==> flow/design.v <==
module fsm(
input logic CLK_50M,
output logic [15:0] audiodata,
input logic [31:0] flash_mem_readdata,
input logic flash_mem_readdatavalid,
input logic reset,
input logic direction,
output logic [6:0] state,
input logic newclock1,
output flash_mem_read,
input logic idle,
output logic [15:0] out,
output [3:0] flash_mem_byteenable
);
parameter [6:0] start = 7'b000_0000;
parameter [6:0] read = 7'b010_0000;
parameter [6:0] waitread = 7'b110_1111;
parameter [6:0] play1 = 7'b101_1111;
parameter [6:0] play2 = 7'b111_1111;
always_ff @ (posedge CLK_50M, posedge reset)
	begin
	if (reset) begin
		state<=start;
		audiodata<=16'b0;
		end
	else 
		begin
		case(state)
		start: if(idle)begin
			state<=read;
			end
			else
			state<=start;
		read:begin
			state<=waitread;
			end
		waitread:begin
			if ( flash_mem_readdatavalid==1'b1) state<= play1;
			end	
		play1:
			begin 
			if (direction)
				begin
				if(newclock1) 
					begin
					state<=start;
					audiodata<= flash_mem_readdata [31:16];
					end
				else 
				audiodata<= flash_mem_readdata [31:16];
				end
			else
				begin 
				if(newclock1) 
					begin
					audiodata<= flash_mem_readdata [15:0];
					state<=play2;
					end
				else
				audiodata<= flash_mem_readdata [15:0];
				end
			end
		play2:
			begin 
			if (direction)
				begin
				if(newclock1) 
					begin
					state<=start;
					audiodata<= flash_mem_readdata [15:0];
					end
				else 
				audiodata<= flash_mem_readdata [15:0];
				end
			else
				begin
				if(newclock1) 
					begin
					state<=start;
					audiodata<= flash_mem_readdata [31:16];
					end
				else 
				audiodata<= flash_mem_readdata [31:16];
				end
			end
		default: state<=start;
		endcase
end 
		end 
assign flash_mem_read=~state[4];
assign flash_mem_byteenable={~state[3],~state[2],~state[1],~state[0]};
assign out =flash_mem_readdata[15:0];
endmodule 
module clockdiv (input logic [31:0] d,input logic [31:0] desiredfreq,input logic clk, input logic rst, output logic reset, output logic newclock);
always_ff @ (posedge clk, posedge rst)
begin
	if (rst)
		begin
		newclock<=1'b0;
		reset<=1'b0;
		end
	else if (d==((32'd25000000/(desiredfreq))-32'd1))
		begin
		newclock<=1'b1;
		reset<=1'b0;
		end
	else if (d>=((32'd50000000/(desiredfreq))-32'b1))
		begin
		newclock<=1'b0;
		reset<=1'b1;
		end
	else
		begin
		newclock<= newclock;
		reset<=1'b0;
		end
end
endmodule
module counter(input logic clk, input logic rst, input logic reset, output logic [31:0] Q);
always_ff @ (posedge clk, posedge rst)
begin 
	if (rst)
		Q<=32'b0;
	else if (reset)
		begin
		Q<=32'b1;
		end
	else
		Q<=Q+32'b1;
end
endmodule
module flipflop #(parameter width = 23)(input logic clk, input logic rst, input logic [width-1:0] d, output logic [width-1:0] q);
always_ff @(posedge clk, posedge rst)
if (rst) q<={width{1'b0}};
else q<=d;
endmodule
module keyboardaddr (input logic [22:0]  currentaddr,
	input logic D, E, B, F, R,
	output logic [1:0] state,
	input logic clk,
	input logic rst,
	input logic en,
output logic idle,
	output logic [22:0] nextaddr
	);
	parameter idleFW = 2'b00;
	parameter idleBW = 2'b01;
	parameter FW = 2'b10;
	parameter BW = 2'b11;
assign idle=state[1];	
	always_ff @ (posedge clk, posedge rst)
	begin
				if (rst) begin
					state<=idleFW;
					nextaddr<=23'b0;
				end
				else if (en)
					case(state)
					idleFW:	 
							if(R) begin		 
								state<=idleFW;
								nextaddr<=1'b0;
								end
							else if(B) begin  
								state<=idleBW;
								nextaddr<=currentaddr;	
								end
							else if(E) begin	 
								state<=FW;
								nextaddr<=currentaddr+1'b1;
								end
							else begin		 
								state<=idleFW;
								nextaddr<=currentaddr;
								end
					idleBW:
							if(R) begin		 
								state<=idleBW;
								nextaddr<=1'b0;
								end
							else if(F) begin		 
								state<=idleFW;
								nextaddr<=currentaddr;	
								end
							else if(B) begin		 
								state<=BW;
								nextaddr<=currentaddr+1'b1;
								end
							else begin		 
								state<=idleBW;
								nextaddr<=currentaddr;
								end
					FW:			
							if(currentaddr==32'h7ffff) begin
						nextaddr<=32'b0;
							end
							else if(R) begin		 
									state<=FW;
									nextaddr<=32'b0;
								end
								else if(B) begin		 
									state<=BW;
									nextaddr<=currentaddr-1'b1;	
								end
								else if(D) begin		 
									state<=idleFW;
									nextaddr<=currentaddr;
								end
								else begin		 
									state<=FW;
									nextaddr<=currentaddr+1'b1;						
								end
					BW:
			if(currentaddr==32'b0) begin
				nextaddr<=32'h7ffff;
				end
							else if(R) begin 
								state<=BW;
								nextaddr<=32'h7ffff;
								end
							else if(F) begin		 
								state<=FW;
								nextaddr<=currentaddr+1'b1;	
								end
							else if(D) begin		 
								state<=idleBW;
								nextaddr<=currentaddr;
								end
							else begin		 
								state<=BW;
								nextaddr<=currentaddr-1'b1;
								end
						default: state<= idleFW;
				endcase
			end
endmodule
module vDFF(clk, rst, en, in, out);
	input logic clk;
	input logic rst;
	input logic en;
	input logic [22:0] in;
	output logic [22:0] out;
	always_ff @(posedge clk, posedge rst)
		if (rst) out<=23'b0;
		else if (en) out<=in;
endmodule 
module keyboardint(kbd, D,E,B,F,R);
	input logic [7:0] kbd;
	output D,E,B,F,R;
parameter character_B =8'h42;
parameter character_D =8'h44;
parameter character_E =8'h45;
parameter character_F =8'h46;
parameter character_R =8'h52;
parameter character_lowercase_b= 8'h62;
parameter character_lowercase_d= 8'h64;
parameter character_lowercase_e= 8'h65;
parameter character_lowercase_f= 8'h66;
parameter character_lowercase_r= 8'h72;
		assign D = (character_D == kbd)| (character_lowercase_d == kbd);
		assign E = (character_E == kbd)| (character_lowercase_e == kbd);
		assign B = (character_B == kbd)| (character_lowercase_b == kbd);
		assign F = (character_F == kbd)| (character_lowercase_f == kbd);
		assign R = (character_R == kbd)| (character_lowercase_r == kbd);
endmodule
module keyintegration(clk,rst,addvalue,prevaddvalue,keys);
	input logic clk;
	input logic rst;
	input logic [2:0] keys;
	output logic [31:0] addvalue;
	input logic [31:0] prevaddvalue;
	always_ff @(posedge clk, posedge rst)begin
			if(rst) begin
				addvalue<=0;
			end
			else if(keys[2]) begin
				addvalue<=0;
			end
			else if(keys[1]) begin
				addvalue<=prevaddvalue+32'd1000;
			end
			else if(keys[0]) begin
				addvalue<=prevaddvalue-32'd1000;
			end
			else begin
				addvalue<=prevaddvalue;
			end
		end
endmodule
`default_nettype none
module ipod_player(
    input  logic        clk,
    input  logic        reset,
    input  logic [7:0]  kbd_ascii,
    input  logic        speed_up,
    input  logic        speed_down,
    input  logic        speed_reset,
    input  logic        direction,
    input  logic [31:0] flash_readdata,
    input  logic        flash_readdatavalid,
    output logic        flash_read,
    output logic [3:0]  flash_byteenable,
    output logic [22:0] flash_address,
    output logic [15:0] audio_data,
    output logic        sample_clk
);
logic D,B,E,F,R;
logic [1:0] state2;
logic idle;
logic [6:0] state;
logic [15:0] out;
logic [22:0] nextaddress;
logic [22:0] currentaddress;
logic newclock1;
logic newclock1_q;
logic addr_en;
logic [31:0] d1;
logic resetcounter1;
logic [31:0] prevaddvalue;
logic [31:0] addvalue;
logic edgeclock1;
keyintegration speedcontrol(.clk(clk),.rst(reset),.addvalue(addvalue),.prevaddvalue(prevaddvalue),.keys({speed_reset,speed_up,speed_down}));
flipflop #(32) addvalueff (.clk(clk), .rst(reset), .d(addvalue), .q(prevaddvalue));
clockdiv div1 (.d(d1),.desiredfreq(32'd22000+addvalue),.clk(clk),.rst(reset),.reset(resetcounter1),.newclock(newclock1));
counter counter1 (.clk(clk), .rst(reset), .reset(resetcounter1), .Q(d1));
always_ff @(posedge clk, posedge reset)
    if (reset) newclock1_q <= 1'b0;
    else       newclock1_q <= newclock1;
assign addr_en = newclock1 & ~newclock1_q;
keyboardaddr addressset (.currentaddr(currentaddress),.clk(clk),.rst(reset),.en(addr_en),.idle(idle),.state(state2),.D(D),.E(E),.B(B),.F(F),.R(R),.nextaddr(nextaddress));
keyboardint keyboardinput (.kbd(kbd_ascii), .D(D), .E(E), .B(B), .F(F), .R(R));
vDFF addrVDFF(.clk(clk),.rst(reset),.en(addr_en),.in(nextaddress),.out(currentaddress));
doublesync newclock_doublsync(.indata(newclock1), .outdata(edgeclock1), .clk(clk), .reset(reset));
fsm flash(
.CLK_50M(clk),
.direction(direction),
.audiodata(audio_data),
.flash_mem_readdata(flash_readdata),
.flash_mem_readdatavalid(flash_readdatavalid),
.reset(reset),
.state(state),
.out(out),
.idle(idle),
.newclock1(edgeclock1),
.flash_mem_byteenable(flash_byteenable),
.flash_mem_read(flash_read)
);
assign flash_address = currentaddress[22:0];
assign sample_clk = newclock1;
endmodule
module doublesync(input logic indata, input logic clk, input logic reset, output logic outdata);
logic reg1;
always_ff @(posedge clk, posedge reset)
    if (reset) begin
        reg1 <= 1'b0;
        outdata <= 1'b0;
    end else begin
        reg1 <= indata;
        outdata <= reg1;
    end
endmodule
`default_nettype wire
Wiki page: ipod_player / tool data

* Reports on ipod_player *
Module ipod_player before and after one edit of its RTL, step after step.
Lines under "unedited" count in the file above, lines under "edited" in the edited file.
"change": "edited" minus "unedited" as printed here. "rel. change": 100 x difference / "unedited".
Library cell names are shortened.
The mark - stands for no value.

design
  top module = ipod_player
  clock input = clk
  standard-cell library = sky130hd
  library corner = tt_025C_1v80

* The edit *
The edit as a unified diff against the file above.
The edited RTL no longer does the same as the RTL above: the edit was made by script, with no optimisation intended.

begin of diff
@@ -354,9 +354,8 @@
     if (reset) begin
         reg1 <= 1'b0;
-        outdata <= 1'b0;
     end else begin
         reg1 <= indata;
-        outdata <= reg1;
     end
+always_comb outdata = reg1;
 endmodule
 `default_nettype wire
end of diff

* Word level *
Counts by Yosys on the flattened word-level netlist (proc, flatten, opt, wreduce; memories kept). Register bits leave out memories and registers merged into their read ports (data or address). Print and check cells are left out. Cells with the same type and inputs are merged into one.

storage and ports
  what                             unedited  edited  change  rel. change (%)
  memory bits (writable)           0         0       0       -
  latch bits                       0         0       0       -
  word-level cells                 113       112     -1      -0.88
  memories kept                    0         0       0       -
  input bits                       47        47      0       0.00
  flip-flop bits (word level)      171       170     -1      -0.58
  clocked read ports x word width  0         0       0       -
  ROM bits                         0         0       0       -

operators by class
  what                              unedited  edited  change  rel. change (%)
  multipliers                       0         0       0       -
  reductions and logical operators  8         8       0       0.00
  $lt $le $gt $ge                   1         1       0       0.00
  mux-type cells                    47        47      0       0.00
  divide/modulo/power cells         2         2       0       0.00
  add/subtract/negate cells         8         8       0       0.00
  eq/ne operators                   23        23      0       0.00
  shift-type cells                  0         0       0       -
  bitwise operators                 12        12      0       0.00

operators by type and width
  cell                                                           unedited  edited  change  rel. change (%)
  2-bit two-way mux                                              14        14      0       0.00
  23-bit two-way mux                                             14        14      0       0.00
  7-bit by 8-bit == test with 1-bit output with constant A       10        10      0       0.00
  1-bit inverter                                                 6         6       0       0.00
  1-bit bitwise OR                                               5         5       0       0.00
  1-bit two-way mux                                              4         4       0       0.00
  32-bit two-way mux                                             4         4       0       0.00
  7-bit two-way mux                                              4         4       0       0.00
  7-bit == test with constant B                                  3         3       0       0.00
  2-bit != test with constant B                                  3         3       0       0.00
  2-bit == test with constant B                                  2         2       0       0.00
  16-bit two-way mux                                             2         2       0       0.00
  2-bit nonzero test                                             2         2       0       0.00
  32-bit by 1-bit subtractor with 32-bit output with constant B  2         2       0       0.00
  15-bit by 32-bit adder with 32-bit output with constant A      1         1       0       0.00
  23-bit by 1-bit adder with 23-bit output with constant B       1         1       0       0.00
  32-bit by 1-bit adder with 32-bit output with constant B       1         1       0       0.00
  32-bit by 10-bit adder with 32-bit output with constant B      1         1       0       0.00
  1-bit bitwise AND                                              1         1       0       0.00
  25-bit by 32-bit divider with 32-bit output with constant A    1         1       0       0.00
  26-bit by 32-bit divider with 32-bit output with constant A    1         1       0       0.00
  2-bit by 1-bit == test with 1-bit output with constant B       1         1       0       0.00
  23-bit by 19-bit == test with 1-bit output with constant B     1         1       0       0.00
  32-bit == test                                                 1         1       0       0.00
  7-bit by 6-bit == test with 1-bit output with constant B       1         1       0       0.00
  32-bit greater-or-equal comparator                             1         1       0       0.00
  2-bit zero test                                                1         1       0       0.00
  23-bit zero test                                               1         1       0       0.00

Not every row of either side is listed.

* Logic depth *
Longest topological path by Yosys (ltp), each cell counted once; first at word level (registers and memories cut), then after technology mapping (sequential cells cut; the memories' decode and read muxes count).

depth
  what                           unedited  edited  change  rel. change (%)
  depth in word-level cells      7         7       0       0.00
  ABC_AREA                       0         0       -       -
  gate-level depth with buffers  392       386     -6      -1.53

* Synthesis result *
The flow's flattened synthesis, as Yosys stat reports it; memories are mapped. The netlist is that of the ABC_AREA named above (0 if unset); the other value can give another one.

cells by type
  type      unedited  edited  change  rel. change (%)
  nand2_1   1099      1152    +53     +4.82
  nor2_1    1198      1163    -35     -2.92
  a31oi_1   154       189     +35     +22.73
  nor3_1    319       288     -31     -9.72
  a21oi_1   941       913     -28     -2.98
  a21o_1    402       375     -27     -6.72
  inv_1     357       335     -22     -6.16
  clkbuf_1  268       289     +21     +7.84
  xnor2_1   553       573     +20     +3.62
  nand2b_1  162       180     +18     +11.11
  a32oi_1   6         23      +17     +283.33
  xor2_1    326       341     +15     +4.60
  mux2_2    126       140     +14     +11.11
  nor4_1    75        61      -14     -18.67
  mux2i_1   74        88      +14     +18.92
  o21ai_1   23        36      +13     +56.52
  o211ai_1  89        101     +12     +13.48
  or3_1     139       128     -11     -7.91

Not every row of either side is listed.

synthesis totals
  what                            unedited  edited   change   rel. change (%)
  standard cells after synthesis  10524     10625    +101     +0.96
  flip-flop cells                 171       170      -1       -0.58
  chip area (Yosys) (um2)         71682.5   72764.8  +1082.3  +1.51
  area of sequential cells (um2)  4279.1    4254.1   -25.0    -0.58

By module: a second synthesis without flattening, with its own total; a netlist apart from the flattened one above.

unflattened totals
  what                                           unedited  edited   change  rel. change (%)
  cell total of the unflattened synthesis        10689     10688    -1      -0.01
  area total of the unflattened synthesis (um2)  73663.1   73638.1  -25.0   -0.03

Each row is one instance without its submodules.

by module, unedited
  module               instances  sequential area (um2)  area (um2)  cells
  clockdiv             1          50.0                   62319.8     9383
  keyboardaddr         1          625.6                  3792.4      556
  keyintegration       1          800.8                  2109.5      242
  counter              1          800.8                  1614.0      166
  fsm                  1          575.6                  1357.6      150
  vDFF                 1          575.6                  860.8       49
  flipflop (width=32)  1          800.8                  804.5       33
  ipod_player          1          25.0                   680.7       98
  keyboardint          1          0.0                    70.1        9
  doublesync           1          50.0                   53.8        3

by module, edited
  module               instances  sequential area (um2)  area (um2)  cells
  clockdiv             1          50.0                   62319.8     9383
  keyboardaddr         1          625.6                  3792.4      556
  keyintegration       1          800.8                  2109.5      242
  counter              1          800.8                  1614.0      166
  fsm                  1          575.6                  1357.6      150
  vDFF                 1          575.6                  860.8       49
  flipflop (width=32)  1          800.8                  804.5       33
  ipod_player          1          25.0                   680.7       98
  keyboardint          1          0.0                    70.1        9
  doublesync           1          25.0                   28.8        2

* Path before layout *
Source: OpenSTA report_checks on the synthesized netlist (no wires, ideal clock, input and output delay 20% of the period each), path of least setup slack; recovery checks are left aside. Register names are those of the netlist, which keeps one name where synthesis merged equal registers.

timing path after synthesis
  what                           unedited                           edited                             change  rel. change (%)
  path type                      reg2reg                            reg2reg                            -       -
  start                          register speedcontrol.addvalue[4]  register speedcontrol.addvalue[4]  -       -
  end                            register div1.newclock             register div1.newclock             -       -
  delay of the path (ps)         83039                              79772                              -3267   -3.93
  period (ps)                    100000                             100000                             0       0.00
  arrival (ps)                   82974                              79708                              -3266   -3.94
  library setup time (ps)        65                                 64                                 -1      -
  driving pins on the path       359                                355                                -4      -1.11
  slack (ps)                     16961                              20228                              +3267   -
  data required time (ps)        99935                              99936                              +1      0.00
  synthesis period reached (ps)  83039                              79772                              -3267   -3.93

"delay of the path" = arrival - input delay + setup time.
"driving pins on the path": output pins that drive a net of the path, with the launching flip-flop's if there is one; two outputs of one cell count as two.
"synthesis period reached" is the clock period less the worst setup slack; recovery checks do not enter. This is arithmetic on one report: input and output delays are still those of the set period (20% each).
Between the ends stands the longest chain of elaborated cells between them, by number of cells; it is not shown to be the way that was timed. Of several equally long chains one is given.
A line is the first line of the expression or statement that the cell stems from. Yosys adds cells for indexed reads and writes and turns some case tables into memories.
A register here has more assigning lines than the two given.

on the way, after synthesis, unedited
  path through = dfrtp_1 > clkbuf_1 > inv_1 > ha_1 > buf_2 > or4b_4 > a2111o_1 > nand4_1 > xor2_1 > nand4_2 > or4_1 > nor4_1 > o211ai_1 > nor2_1 > ha_1 > nor2_1 > a2111oi_0 > a311oi_1 > [323 not listed] > nor2_1 > ha_1 > ha_1 > a21o_1 > a21o_1 > a21o_1 > a21o_1 > a21o_1 > a21o_1 > a21o_1 > a21o_1 > a21o_1 > a21oi_1 > o21ai_0 > a221oi_1 > o31ai_1 > a221oi_1 > a21o_1
  cells in the longest elaborated chain = 6

RTL lines, path after synthesis, unedited
  what                                           RTL line  RTL
  start: declaration                             270       output logic [31:0] addvalue;
  start: assignment                              280       addvalue<=prevaddvalue+32'd1000;
  start: assignment                              283       addvalue<=prevaddvalue-32'd1000;
  15-bit by 32-bit adder with 32-bit output      324       clockdiv div1 (.d(d1),.desiredfreq(32'd22000+addvalue),.clk(clk),.rst(reset),.reset(resetcounter1),.newclock(n ...
  26-bit by 32-bit divider with 32-bit output    107       else if (d>=((32'd50000000/(desiredfreq))-32'b1))
  32-bit by 1-bit subtractor with 32-bit output  107
  32-bit greater-or-equal comparator             107
  1-bit two-way mux                              107
  1-bit two-way mux                              102       else if (d==((32'd25000000/(desiredfreq))-32'd1))
  end: assignment                                104       newclock<=1'b1;
  end: assignment                                114       newclock<= newclock;
  end: declaration                               94        module clockdiv (input logic [31:0] d,input logic [31:0] desiredfreq,input logic clk, input logic rst, output ...

on the way, after synthesis, edited
  path through = dfrtp_1 > buf_2 > inv_1 > ha_1 > or4b_1 > clkbuf_1 > nand4_1 > nand3_1 > nand2_1 > xor2_1 > and4_1 > buf_4 > nand2_1 > nor4_1 > o21ai_0 > nor2_1 > ha_1 > xor2_1 > [319 not listed] > nor2b_1 > ha_1 > nand2_1 > nor4_1 > nand2_1 > xnor2_1 > ha_1 > nor2b_1 > o21ai_0 > nand2b_1 > a21oi_1 > nor2b_1 > o21ai_0 > nand2b_1 > a21oi_1 > o31ai_1 > a221oi_1 > a21o_1
  cells in the longest elaborated chain = 6

RTL lines, path after synthesis, edited
  what                                           RTL line  RTL
  start: declaration                             270       output logic [31:0] addvalue;
  start: assignment                              280       addvalue<=prevaddvalue+32'd1000;
  start: assignment                              283       addvalue<=prevaddvalue-32'd1000;
  15-bit by 32-bit adder with 32-bit output      324       clockdiv div1 (.d(d1),.desiredfreq(32'd22000+addvalue),.clk(clk),.rst(reset),.reset(resetcounter1),.newclock(n ...
  26-bit by 32-bit divider with 32-bit output    107       else if (d>=((32'd50000000/(desiredfreq))-32'b1))
  32-bit by 1-bit subtractor with 32-bit output  107
  32-bit greater-or-equal comparator             107
  1-bit two-way mux                              107
  1-bit two-way mux                              102       else if (d==((32'd25000000/(desiredfreq))-32'd1))
  end: assignment                                104       newclock<=1'b1;
  end: assignment                                114       newclock<= newclock;
  end: declaration                               94        module clockdiv (input logic [31:0] d,input logic [31:0] desiredfreq,input logic clk, input logic rst, output ...

* Worst path after layout *
From the final timing report of the runs of set A: the path of least setup slack in the routed layout; clock arrival at registers is part of the times.
The report prints the path's times to 10 ps; the period is as set.

timing path post-layout
  what                      unedited                           edited                             change  rel. change (%)
  path type                 reg2reg                            reg2reg                            -       -
  start                     register speedcontrol.addvalue[4]  register speedcontrol.addvalue[4]  -       -
  end                       register div1.newclock             register div1.reset                -       -
  driving pins on the path  357                                320                                -37     -10.36
  arrival (ps)              84130                              84380                              +250    +0.30
  data required time (ps)   93520                              93500                              -20     -0.02
  library setup time (ps)   60                                 110                                +50     -
  period (ps)               93100                              93100                              0       0.00
  slack (ps)                9390                               9110                               -280    -

Between the ends stands the longest chain of elaborated cells between them, by number of cells; it is not shown to be the way that was timed. Of several equally long chains one is given.
A register here has more assigning lines than the two given.

on the way, post-layout, unedited
  path through = dfrtp_4 > inv_1 > ha_4 > or4b_4 > a2111o_1 > nand4_1 > xor2_4 > buf_12 > nand4_2 > buf_4 > or4_1 > nor4_4 > o211ai_1 > nor2_1 > ha_1 > nor2_1 > a2111oi_1 > a311oi_1 > [321 not listed] > buf_4 > nand2_1 > nor2_1 > nor2_1 > ha_1 > a21o_1 > a21o_1 > a21o_1 > a21o_1 > a21o_1 > a21oi_1 > buf_4 > o21ai_0 > a221oi_1 > buf_4 > o31ai_1 > a221oi_2 > a21o_1
  cells in the longest elaborated chain = 6

RTL lines, path post-layout, unedited
  what                                           RTL line  RTL
  start: declaration                             270       output logic [31:0] addvalue;
  start: assignment                              280       addvalue<=prevaddvalue+32'd1000;
  start: assignment                              283       addvalue<=prevaddvalue-32'd1000;
  15-bit by 32-bit adder with 32-bit output      324       clockdiv div1 (.d(d1),.desiredfreq(32'd22000+addvalue),.clk(clk),.rst(reset),.reset(resetcounter1),.newclock(n ...
  26-bit by 32-bit divider with 32-bit output    107       else if (d>=((32'd50000000/(desiredfreq))-32'b1))
  32-bit by 1-bit subtractor with 32-bit output  107
  32-bit greater-or-equal comparator             107
  1-bit two-way mux                              107
  1-bit two-way mux                              102       else if (d==((32'd25000000/(desiredfreq))-32'd1))
  end: assignment                                104       newclock<=1'b1;
  end: assignment                                114       newclock<= newclock;
  end: declaration                               94        module clockdiv (input logic [31:0] d,input logic [31:0] desiredfreq,input logic clk, input logic rst, output ...

on the way, post-layout, edited
  path through = dfrtp_4 > or4_4 > o221a_4 > or3_4 > a2111oi_4 > o211a_4 > and4_1 > nand2_1 > nor4_2 > o21ai_1 > nor2_1 > ha_1 > xor2_1 > a211oi_1 > nor2_1 > nor4_1 > ha_1 > nand2_1 > [284 not listed] > nand2_1 > or4_1 > nor4_1 > buf_4 > a221oi_1 > o221ai_1 > a41oi_1 > ha_1 > o211ai_1 > nor2_1 > nand3_1 > xnor2_1 > a2111o_1 > a2111oi_2 > buf_2 > buf_4 > and4b_1 > nor2_1
  cells in the longest elaborated chain = 6

RTL lines, path post-layout, edited
  what                                           RTL line  RTL
  start: declaration                             270       output logic [31:0] addvalue;
  start: assignment                              280       addvalue<=prevaddvalue+32'd1000;
  start: assignment                              283       addvalue<=prevaddvalue-32'd1000;
  15-bit by 32-bit adder with 32-bit output      324       clockdiv div1 (.d(d1),.desiredfreq(32'd22000+addvalue),.clk(clk),.rst(reset),.reset(resetcounter1),.newclock(n ...
  26-bit by 32-bit divider with 32-bit output    107       else if (d>=((32'd50000000/(desiredfreq))-32'b1))
  32-bit by 1-bit subtractor with 32-bit output  107
  32-bit greater-or-equal comparator             107
  1-bit two-way mux                              107
  1-bit two-way mux                              102       else if (d==((32'd25000000/(desiredfreq))-32'd1))
  end: assignment                                100       reset<=1'b0;
  end: assignment                                105       reset<=1'b0;
  end: declaration                               94        module clockdiv (input logic [31:0] d,input logic [31:0] desiredfreq,input logic clk, input logic rst, output ...

* Layout results *
Runs of the flow (Yosys, OpenROAD) on both versions; the two runs of a pair have the same settings. The constraints put input and output delay at 20% of the set period each and load the outputs with 0.01 pF.

settings, set A
  CORE_UTILIZATION = 40
  SETUP_SLACK_MARGIN = 5
  period_ns = 93.1
  CAP_MARGIN = 20
  CORE_MARGIN = 2
  SLEW_MARGIN = 20

final reports, set A
  what                                          unedited  edited    change   rel. change (%)
  standard-cell area of the final layout (um2)  86817.0   81335.5   -5481.5  -6.31
  worst hold slack in the final report (ps)     403       459       +56      -
  total negative slack (ps)                     0         0         0        -
  die outline area (um2)                        182607.0  185339.0  +2732.0  +1.50
  worst setup slack after layout (ps)           9385      9113      -272     -
  period reached (ps)                           83715     83987     +272     +0.32
  netlist area reported by Yosys (um2)          71682.5   72764.8   +1082.3  +1.51

settings, set B
  CELL_PAD_IN_SITES_GLOBAL_PLACEMENT = 2
  CORE_ASPECT_RATIO = 1.01
  CORE_MARGIN = 9
  CORE_UTILIZATION = 17
  CTS_CLUSTER_DIAMETER = 302
  GPL_ROUTABILITY_DRIVEN = 1
  MAX_ROUTING_LAYER = met4
  PLACE_DENSITY_LB_ADDON = 0.08
  SETUP_SLACK_MARGIN = -2.0
  period_ns = 124.0
  CAP_MARGIN = 20
  SLEW_MARGIN = 20

final reports, set B
  what                                          unedited  edited    change   rel. change (%)
  standard-cell area of the final layout (um2)  81255.4   82455.3   +1199.9  +1.48
  worst hold slack in the final report (ps)     422       465       +43      -
  total negative slack (ps)                     0         0         0        -
  die outline area (um2)                        445362.0  451903.0  +6541.0  +1.47
  worst setup slack after layout (ps)           20889     23136     +2247    -
  period reached (ps)                           103111    100864    -2247    -2.18
  netlist area reported by Yosys (um2)          71682.5   72764.8   +1082.3  +1.51

"period reached" = clock period - worst setup slack. The figure is calculated, with input and output delays left at 20% of the set period.
